==> flow/design.v <==
module dffhr (d, r, clk, q);
  parameter WIDTH = 1;
  input 			r;
  input 			clk;
  input 	[WIDTH-1:0] 	d;
  output 	[WIDTH-1:0] 	q;
  reg 		[WIDTH-1:0] 	q;
  always @ (posedge clk) 
    if ( r ) 
      q <= {WIDTH{1'b0}};
    else
      q <= d;
endmodule  
module sha1_round (cv_in, w, round, cv_out);
   input [159:0] cv_in;
   input [31:0]  w;
   input [6:0]   round;
   output [159:0] cv_out;
   reg [31:0]     k;
   reg [31:0]     f;
   wire [31:0]    a_shift;
   wire [31:0]    b_shift;
   wire [31:0]    add_result;
   wire [31:0]    a = cv_in[159:128];
   wire [31:0]    b = cv_in[127:96];
   wire [31:0]    c = cv_in[95:64];
   wire [31:0]    d = cv_in[63:32];
   wire [31:0]    e = cv_in[31:0];
   always @(round)
     begin
        k = 32'd0;
        if ((round >= 7'd0) && (round <= 7'd19))
          k = 32'h5A827999;
        if ((round >= 7'd20) && (round <= 7'd39))
          k = 32'h6ED9EBA1;
        if ((round >= 7'd40) && (round <= 7'd59))
          k = 32'h8F1BBCDC;
        if ((round >= 7'd60) && (round <= 7'd79))
          k = 32'hCA62C1D6;
     end  
   always @(round or b or c or d)
     begin
        f = 32'd0;
        if ((round >= 7'd0) && (round <= 7'd19))
          f = ((b & c) | (~b & d));
        if ((round >= 7'd20) && (round <= 7'd39))
          f = (b ^ c ^ d);
        if ((round >= 7'd40) && (round <= 7'd59))
          f = ((b & c) | (b & d) | (c & d));
        if ((round >= 7'd60) && (round <= 7'd79))
          f = (b ^ c ^ d);
     end  
   assign a_shift = {a[26:0], a[31:27]};
   assign b_shift = {b[1:0], b[31:2]};
   assign add_result = (a_shift + ((f + k) + (e + w)));
   assign cv_out = {add_result, a, b_shift, c, d};
endmodule  
module sha1_exec(clk, reset, start, data_in, load_in, cv, 
  use_prev_cv, busy, out_valid, cv_next);
   input clk, reset;     
   input start;
   input [31:0] data_in;
   input load_in;
   input [159:0] cv;
   input use_prev_cv;
   output        busy;
   output        out_valid;
   output [159:0] cv_next;  
   reg            busy;         
   reg            out_valid;    
   reg [6:0]      rnd_cnt_d;    
   wire [6:0]     rnd_cnt_q;    
   wire [159:0]   rnd_d;        
   wire [159:0]   rnd_q;
   wire [159:0]   sha1_round_wire;   
   wire [159:0]   cv_d;         
   wire [159:0]   cv_q;         
   wire [159:0]   cv_next_d;    
   wire [159:0]   cv_next_q;
   parameter      IDLE = 2'b00;
   parameter      CALC = 2'b01;
   parameter      VALID_OUT = 2'b10;
   parameter      VALID_OUT2 = 2'b11;
   wire [1:0]     state; 
   reg [1:0]      next_state;
   wire [511:0]   w_d;
   wire [511:0]   w_q;
   wire [511:0]   w_temp;
   wire [31:0]    w;    
   wire [31:0]    w_gen_temp = w_temp[511:480] ^ w_temp[447:416] ^ 
                  w_temp[255:224] ^ w_temp[95:64];  
   wire [31:0]    w_gen = {w_gen_temp[30:0], w_gen_temp[31]};
   assign         w_d = ((load_in == 1'b1) ? w_temp :
                  ((rnd_cnt_q < 7'd15) ? w_temp : 
                  {w_gen, w_temp[479:0]}));
   assign w_temp = (state == CALC) ? {w_q[479:0], w_q[511:480]} : 
     ((load_in == 1'b1) ? {w_q[479:0], data_in} : w_q);
   assign w = w_q[511:480];
   sha1_round sha1_round(.cv_in(rnd_q), .w(w), .round(rnd_cnt_q),
                           .cv_out(sha1_round_wire));
   assign         rnd_d = ((state == CALC) ? sha1_round_wire : 
     (use_prev_cv == 1'b1) ? cv_next_q : cv);
   assign         cv_d = ((state == CALC) ? cv_q : 
     (use_prev_cv == 1'b1) ? cv_next_q : cv);
   assign         cv_next_d = (state == VALID_OUT) ? 
                                ({cv_q[159:128] + rnd_q[159:128],
                                  cv_q[127:96] + rnd_q[127:96],
                                  cv_q[95:64] + rnd_q[95:64],
                                  cv_q[63:32] + rnd_q[63:32],
                                  cv_q[31:0] + rnd_q[31:0]}) :
                                  (cv_next_q);
   assign         cv_next = cv_next_q;
   always @(state or start or rnd_cnt_q)
     begin
        out_valid = 1'b0;       
        busy = 1'b0;
        rnd_cnt_d = 7'b0000000;
        case (state)
          IDLE : begin
             out_valid = 1'b0;
             rnd_cnt_d = 7'b0000000;
             if (start) begin
                busy = 1'b1;
                next_state = CALC;
             end
             else begin
                busy = 1'b1;
                next_state = IDLE;
             end
          end  
          CALC : begin
             busy = 1'b1;
             out_valid = 1'b0;
             if (start) begin
                next_state = IDLE;
                rnd_cnt_d = 7'd0000000;
             end
             else if (rnd_cnt_q == 7'd79) begin
                next_state = VALID_OUT;
                rnd_cnt_d = 7'd0000000;
             end
             else begin
                next_state = CALC;
                rnd_cnt_d = rnd_cnt_q + 7'd0000001;
             end
          end  
          VALID_OUT : begin
             busy = 1'b1;
             out_valid = 1'b0;       
             if (start) begin
                next_state = IDLE;
                rnd_cnt_d = 7'd0000000;
             end else begin
                next_state = VALID_OUT2;
             end
          end     
          VALID_OUT2 : begin
             busy = 1'b0;
             out_valid = 1'b1;
             if (start) begin
                next_state = CALC;
             end
             else begin
                next_state = IDLE;
             end
          end
          default : begin
             next_state = IDLE;
          end
        endcase
     end          
   dffhr #(7) rnd_cnt_reg (.d(rnd_cnt_d), .q(rnd_cnt_q),
                           .clk(clk), .r(reset));
   dffhr #(2) state_reg (.d(next_state), .q(state), 
                         .clk(clk), .r(reset)); 
   dffhr #(512) w_reg (.d(w_d), .q(w_q), .clk(clk), .r(reset));
   dffhr #(160) cv_reg (.d(cv_d), .q(cv_q), .clk(clk), .r(reset));
   dffhr #(160) rnd_reg (.d(rnd_d), .q(rnd_q), .clk(clk), .r(reset));
   dffhr #(160) cv_next_reg (.d(cv_next_d), .q(cv_next_q),
                             .clk(clk), .r(reset));   
endmodule  
# Tool chain data of sha1_exec
# Tool output for the design above before and after an edit, in the order of the flow.
# "orig" refers to lines of the RTL above, "edited" to lines of the edited file.
# "change": "edited" minus "orig" as printed here. "change_rel_pct": 100 x difference / "orig".
# Cell names lack the library's common part.
# Not given: -
# inputs
design,sha1_exec
clock_port,clk
library,sky130hd
corner,tt_025C_1v80

# The edit
# Unified diff, file above to edited file.
# The edited RTL no longer does the same as the RTL above: the edit was made by script, with no optimisation intended.
# begin of diff
@@ -175,5 +175,8 @@
                          .clk(clk), .r(reset)); 
    dffhr #(512) w_reg (.d(w_d), .q(w_q), .clk(clk), .r(reset));
-   dffhr #(160) cv_reg (.d(cv_d), .q(cv_q), .clk(clk), .r(reset));
+   wire [159:0] cv_q_m, cv_q_s;
+   dffhr #(160) cv_reg (.d(cv_d), .q(cv_q_m), .clk(clk), .r(reset));
+   dffhr #(160) cv_reg_alt (.d(~cv_d), .q(cv_q_s), .clk(clk), .r(reset));
+   assign cv_q = cv_q_m ^ cv_q_s;
    dffhr #(160) rnd_reg (.d(rnd_d), .q(rnd_q), .clk(clk), .r(reset));
    dffhr #(160) cv_next_reg (.d(cv_next_d), .q(cv_next_q),
# end of diff

# Word-level counts
# Source: Yosys, flattened and elaborated, memories not mapped. Widths are those after wreduce; folded enables and synchronous resets count as part of the registers. Registers that Yosys merges into a memory's read port (data or address) are not register bits. Print and check cells do not count. Equal cells are merged and count once.
# op_classes
element,orig,edited,change,change_rel_pct
add_sub_neg,10,10,0,0.00
n_cmp,9,9,0,0.00
eq_ne,4,4,0,0.00
muxes,24,25,1,4.17
bitwise,13,15,2,15.38
reduce_logical,8,8,0,0.00
# op_table
op,orig,edited,change,change_rel_pct
160-bit 2-to-1 mux,2,3,1,50.00
160-bit inverter,0,1,1,-
160-bit bitwise XOR,0,1,1,-
32-bit adder,9,9,0,0.00
32-bit 2-to-1 mux,6,6,0,0.00
32-bit bitwise XOR,5,5,0,0.00
32-bit bitwise AND,4,4,0,0.00
1-bit logical AND,4,4,0,0.00
512-bit 2-to-1 mux,4,4,0,0.00
2-bit 2-to-1 mux,3,3,0,0.00
32-bit OR,3,3,0,0.00
2-bit equality test (second input constant),2,2,0,0.00
7-bit by 6-bit greater-or-equal comparator with 1-bit output (second input constant),2,2,0,0.00
7-bit by 6-bit less-or-equal comparator with 1-bit output (second input constant),2,2,0,0.00
31-bit 2-to-1 mux,2,2,0,0.00
7-bit 2-to-1 mux,2,2,0,0.00
1-bit parallel mux with 2-bit select,2,2,0,0.00
3-bit OR reduction,2,2,0,0.00
7-bit by 1-bit adder with 7-bit output (second input constant),1,1,0,0.00
2-bit by 1-bit equality test with 1-bit output (second input constant),1,1,0,0.00
7-bit equality test (second input constant),1,1,0,0.00
7-bit by 1-bit greater-or-equal comparator with 1-bit output (second input constant),1,1,0,0.00
7-bit by 5-bit greater-or-equal comparator with 1-bit output (second input constant),1,1,0,0.00
7-bit by 5-bit less-or-equal comparator with 1-bit output (second input constant),1,1,0,0.00
7-bit less-or-equal comparator (second input constant),1,1,0,0.00
2-bit zero test,1,1,0,0.00
7-bit by 4-bit < comparator with 1-bit output (second input constant),1,1,0,0.00
1-bit 2-to-1 mux,1,1,0,0.00
# Not every row of either side is listed.
# bits
element,orig,edited,change,change_rel_pct
regBits,1001,1161,160,15.98
wordCells,74,78,4,5.41

# Depth
# Yosys ltp: most cells in a row. Word level: on the elaborated netlist, between registers, memories and ports. Mapped: between sequential cells and ports; inverters and the memories' decode and read muxes count.
# logic_depth
element,orig,edited,change,change_rel_pct
word_depth,11,11,0,0.00
ABC_AREA,0,0,-,-
mapped_depth,29,27,-2,-6.90

# After synthesis
# Yosys stat after the flow's synthesis: flattened, memories mapped to cells. It holds for the ABC_AREA given above (unset counts as 0); a run with the other value may have another netlist.
# synth_totals
element,orig,edited,change,change_rel_pct
stdcells,6207,6887,680,10.96
area_um2,50936.4,56809.5,5873.1,11.53
sequential_area_um2,20079.3,23282.3,3203.0,15.95
ff_cells,1003,1163,160,15.95
buffers,360,407,47,13.06
# types
cell,orig,edited,change,change_rel_pct
nor2b_1,57,341,284,498.25
nor2_1,393,641,248,63.10
a211oi_1,69,251,182,263.77
xnor2_1,197,360,163,82.74
dfxtp_1,1003,1163,160,15.95
o21bai_1,160,11,-149,-93.12
a21oi_1,966,827,-139,-14.39
mux2_2,141,35,-106,-75.18
o21ai_0,196,93,-103,-52.55
o21ai_1,5,107,102,2040.00
inv_1,435,341,-94,-21.61
nor3_1,56,149,93,166.07
buf_1,18,44,26,144.44
clkbuf_1,338,360,22,6.51
a21o_1,71,59,-12,-16.90
nand3_1,38,50,12,31.58
a31oi_1,27,15,-12,-44.44
xor2_1,124,134,10,8.06
# Not every row of either side is listed.
# The figures by module come from a second, unflattened synthesis with its own total; it is not the netlist above.
# unflattened
element,orig,edited,change,change_rel_pct
cells_unflattened,5849,6597,748,12.79
area_unflattened_um2,55564.5,62543.7,6979.2,12.56
# Rows give one instance, submodules left out.
# modules_orig
mod,n_inst,n_cells,area_um2,mod_seq_area_um2
sha1_exec,1,3062,22457.8,0.0
dffhr (WIDTH=512),1,1081,13730.7,10249.8
dffhr (WIDTH=160),3,337,4306.6,3203.1
sha1_round,1,677,6219.7,0.0
dffhr (WIDTH=7),1,14,183.9,140.1
dffhr (WIDTH=2),1,4,52.6,40.0
# modules_edited
mod,n_inst,n_cells,area_um2,mod_seq_area_um2
sha1_exec,1,3466,25099.1,0.0
dffhr (WIDTH=160),4,337,4306.6,3203.1
dffhr (WIDTH=512),1,1081,13730.7,10249.8
sha1_round,1,684,6251.0,0.0
dffhr (WIDTH=7),1,14,183.9,140.1
dffhr (WIDTH=2),1,4,52.6,40.0

# Worst setup path after synthesis
# Source: OpenSTA report_checks on the synthesized netlist (no wires, ideal clock, input and output delay 20% of the period each), path of least setup slack; recovery checks are left aside. Register names are those of the netlist, which keeps one name where synthesis merged equal registers.
# synth_path
element,orig,edited,change,change_rel_pct
path_kind,flip-flop to flip-flop,flip-flop to flip-flop,-,-
startpoint,reg rnd_cnt_reg.q[0],reg rnd_cnt_reg.q[0],-,-
endpoint,reg rnd_reg.q[158],reg rnd_reg.q[159],-,-
period_ns,8.0,8.0,0.0,0.00
t_first_pin_ns,0.000,0.000,0.000,-
t_arrival_ns,5.790,5.666,-0.124,-2.14
required_ns,7.878,7.926,0.048,0.61
setup_slack_ns,2.088,2.260,0.172,-
delay_ns,5.912,5.740,-0.172,-2.91
stages,27,26,-1,-3.70
period_less_setup_slack_ns,5.912,5.74,-0.172,-2.91
# "delay_ns" is the arrival time less input delay plus setup time.
# "stages" counts driving pins, that of a launching flip-flop among them; a cell with two outputs on the path counts twice.
# "period_less_setup_slack_ns" is the clock period less the worst setup slack; recovery checks do not enter. This is arithmetic on one report: input and output delays are still those of the set period (20% each).
# Between the ends stands the longest chain of elaborated cells between them, by number of cells; it is not shown to be the way that was timed. Of several equally long chains one is given.
# A line is the first line of the expression or statement that the cell stems from. Yosys adds cells for indexed reads and writes and turns some case tables into memories.
# synth_via_orig
cell_sequence,dfxtp_1 > ha_1 > a21oi_1 > nand2_1 > a32o_1 > clkbuf_1 > nand2b_1 > clkbuf_1 > a221o_1 > o21ai_0 > fa_1 > inv_1 > fa_1 > inv_1 > fa_1 > inv_1 > ha_1 > a211o_1 > a2111oi_0 > o211a_1 > a211oi_1 > o21a_1 > o21ai_0 > a21oi_1 > a21oi_1 > nand4_1 > o311a_1
elab_chain_len,10
cells_between,24
classes_between,add/sub (3); compare (8); mux (9); reduce/logical (4)
# synth_rtl_orig
element,line_no,source
"start, declared",6,output [WIDTH-1:0] q;
"start, assigned",10,q <= {WIDTH{1'b0}};
"start, assigned",12,q <= d;
7-bit by 1-bit greater-or-equal comparator with 1-bit output,44,if ((round >= 7'd0) && (round <= 7'd19))
1-bit logical AND,44,
32-bit 2-to-1 mux,44,
32-bit 2-to-1 mux,46,if ((round >= 7'd20) && (round <= 7'd39))
32-bit 2-to-1 mux,48,if ((round >= 7'd40) && (round <= 7'd59))
32-bit 2-to-1 mux,50,if ((round >= 7'd60) && (round <= 7'd79))
32-bit adder (3 in a row),55,assign add_result = (a_shift + ((f + k) + (e + w)));
160-bit 2-to-1 mux,101,assign         rnd_d = ((state == CALC) ? sha1_round_wire :
"end, assigned",10,
"end, assigned",12,
"end, declared",6,
# synth_via_edited
cell_sequence,dfxtp_1 > ha_1 > and3b_1 > nand2_1 > a31o_1 > buf_6 > nand2b_4 > clkbuf_1 > clkbuf_1 > a221oi_1 > nor2_1 > fa_1 > fa_1 > inv_1 > fa_1 > inv_1 > ha_1 > nor2b_1 > o31ai_1 > a21boi_1 > o2111ai_1 > a21boi_1 > a32oi_1 > a21oi_1 > or3_1 > a31oi_1
elab_chain_len,10
cells_between,24
classes_between,add/sub (3); compare (8); mux (9); reduce/logical (4)
# synth_rtl_edited
element,line_no,source
"start, declared",6,output [WIDTH-1:0] q;
"start, assigned",10,q <= {WIDTH{1'b0}};
"start, assigned",12,q <= d;
7-bit by 1-bit greater-or-equal comparator with 1-bit output,44,if ((round >= 7'd0) && (round <= 7'd19))
1-bit logical AND,44,
32-bit 2-to-1 mux,44,
32-bit 2-to-1 mux,46,if ((round >= 7'd20) && (round <= 7'd39))
32-bit 2-to-1 mux,48,if ((round >= 7'd40) && (round <= 7'd59))
32-bit 2-to-1 mux,50,if ((round >= 7'd60) && (round <= 7'd79))
32-bit adder (3 in a row),55,assign add_result = (a_shift + ((f + k) + (e + w)));
160-bit 2-to-1 mux,101,assign         rnd_d = ((state == CALC) ? sha1_round_wire :
"end, assigned",10,
"end, assigned",12,
"end, declared",6,

# Worst path after layout
# Path of least setup slack in the final report of each run of set A (OpenROAD, finished layout, wires in). Where an end is a register, its clock arrival counts in the times.
# layout_path
element,orig,edited,change,change_rel_pct
path_kind,flip-flop to flip-flop,flip-flop to flip-flop,-,-
startpoint,reg rnd_cnt_reg.q[0],reg rnd_cnt_reg.q[0],-,-
endpoint,reg rnd_reg.q[158],reg rnd_reg.q[153],-,-
period_ns,8.0,8.0,0.0,0.00
t_first_pin_ns,0.71,0.75,0.04,5.63
t_arrival_ns,7.41,7.62,0.21,2.83
required_ns,8.61,8.65,0.04,0.46
setup_slack_ns,1.20,1.04,-0.16,-
stages,25,25,0,0.00
# Between the ends stands the longest chain of elaborated cells between them, by number of cells; it is not shown to be the way that was timed. Of several equally long chains one is given.
# layout_via_orig
cell_sequence,dfxtp_1 > ha_1 > o21bai_1 > nand2_1 > nand3b_1 > inv_1 > a221o_1 > o21ai_0 > fa_1 > inv_1 > fa_1 > inv_1 > fa_1 > inv_1 > ha_1 > a211o_1 > a2111oi_0 > o211a_1 > a211oi_1 > o21a_1 > o21ai_0 > a21oi_1 > a21oi_1 > nand4_1 > o311a_1
elab_chain_len,10
cells_between,24
classes_between,add/sub (3); compare (8); mux (9); reduce/logical (4)
# layout_rtl_orig
element,line_no,source
"start, declared",6,output [WIDTH-1:0] q;
"start, assigned",10,q <= {WIDTH{1'b0}};
"start, assigned",12,q <= d;
7-bit by 1-bit greater-or-equal comparator with 1-bit output,44,if ((round >= 7'd0) && (round <= 7'd19))
1-bit logical AND,44,
32-bit 2-to-1 mux,44,
32-bit 2-to-1 mux,46,if ((round >= 7'd20) && (round <= 7'd39))
32-bit 2-to-1 mux,48,if ((round >= 7'd40) && (round <= 7'd59))
32-bit 2-to-1 mux,50,if ((round >= 7'd60) && (round <= 7'd79))
32-bit adder (3 in a row),55,assign add_result = (a_shift + ((f + k) + (e + w)));
160-bit 2-to-1 mux,101,assign         rnd_d = ((state == CALC) ? sha1_round_wire :
"end, assigned",10,
"end, assigned",12,
"end, declared",6,
# layout_via_edited
cell_sequence,dfxtp_1 > ha_1 > and3b_1 > or3_1 > a211o_1 > inv_2 > nor2_1 > inv_2 > nor2_1 > inv_2 > fa_1 > fa_1 > inv_1 > fa_1 > inv_1 > ha_1 > o21ai_1 > a211oi_1 > a21boi_1 > o2111ai_1 > a21boi_1 > a32oi_1 > o21ai_1 > xor2_1 > a22o_1
elab_chain_len,10
cells_between,24
classes_between,add/sub (3); compare (8); mux (9); reduce/logical (4)
# layout_rtl_edited
element,line_no,source
"start, declared",6,output [WIDTH-1:0] q;
"start, assigned",10,q <= {WIDTH{1'b0}};
"start, assigned",12,q <= d;
7-bit by 1-bit greater-or-equal comparator with 1-bit output,44,if ((round >= 7'd0) && (round <= 7'd19))
1-bit logical AND,44,
32-bit 2-to-1 mux,44,
32-bit 2-to-1 mux,46,if ((round >= 7'd20) && (round <= 7'd39))
32-bit 2-to-1 mux,48,if ((round >= 7'd40) && (round <= 7'd59))
32-bit 2-to-1 mux,50,if ((round >= 7'd60) && (round <= 7'd79))
32-bit adder (3 in a row),55,assign add_result = (a_shift + ((f + k) + (e + w)));
160-bit 2-to-1 mux,101,assign         rnd_d = ((state == CALC) ? sha1_round_wire :
"end, assigned",10,
"end, assigned",12,
"end, declared",6,

# Flow runs
# Both versions went through the flow (Yosys, OpenROAD) with the same settings in each pair. Constraints: input delay and output delay 20% of the set period each, output load 0.01 pF.
# flow_settings_set_A
period_ns,8.0
CAP_MARGIN,20
CORE_MARGIN,2
CORE_UTILIZATION,40
SLEW_MARGIN,20
# measured_set_A
element,orig,edited,change,change_rel_pct
post_synth_area_um2,50936.4,56809.5,5873.1,11.53
design_die_area_um2,130213.0,145054.0,14841.0,11.40
final_cell_area_um2,59533.3,66054.6,6521.3,10.95
final_util_pct,47.2,46.8,-0.4,-
setup_worst_slack_ns,1.204,1.038,-0.166,-
timing.setup.tns_ns,0.000,0.000,0.000,-
achieved_period_ns,6.796,6.962,0.166,2.44
# flow_settings_set_B
CAP_MARGIN,30
CELL_PAD_IN_SITES_GLOBAL_PLACEMENT,1
CORE_ASPECT_RATIO,1.34
CORE_UTILIZATION,37
CTS_CLUSTER_SIZE,36
GPL_ROUTABILITY_DRIVEN,1
MAX_ROUTING_LAYER,met4
PLACE_DENSITY_LB_ADDON,0.19
SETUP_SLACK_MARGIN,-0.91
period_ns,11.0
CORE_MARGIN,2
SLEW_MARGIN,20
# measured_set_B
element,orig,edited,change,change_rel_pct
post_synth_area_um2,50936.4,56809.5,5873.1,11.53
design_die_area_um2,140682.0,156723.0,16041.0,11.40
final_cell_area_um2,59554.6,65937.0,6382.4,10.72
final_util_pct,43.6,43.2,-0.4,-
setup_worst_slack_ns,3.705,4.045,0.340,-
timing.setup.tns_ns,0.000,0.000,0.000,-
achieved_period_ns,7.295,6.955,-0.340,-4.66
# By "achieved_period_ns" is meant the clock period of the run minus its worst setup slack. This is arithmetic on one report: input and output delays are still those of the set period (20% each).
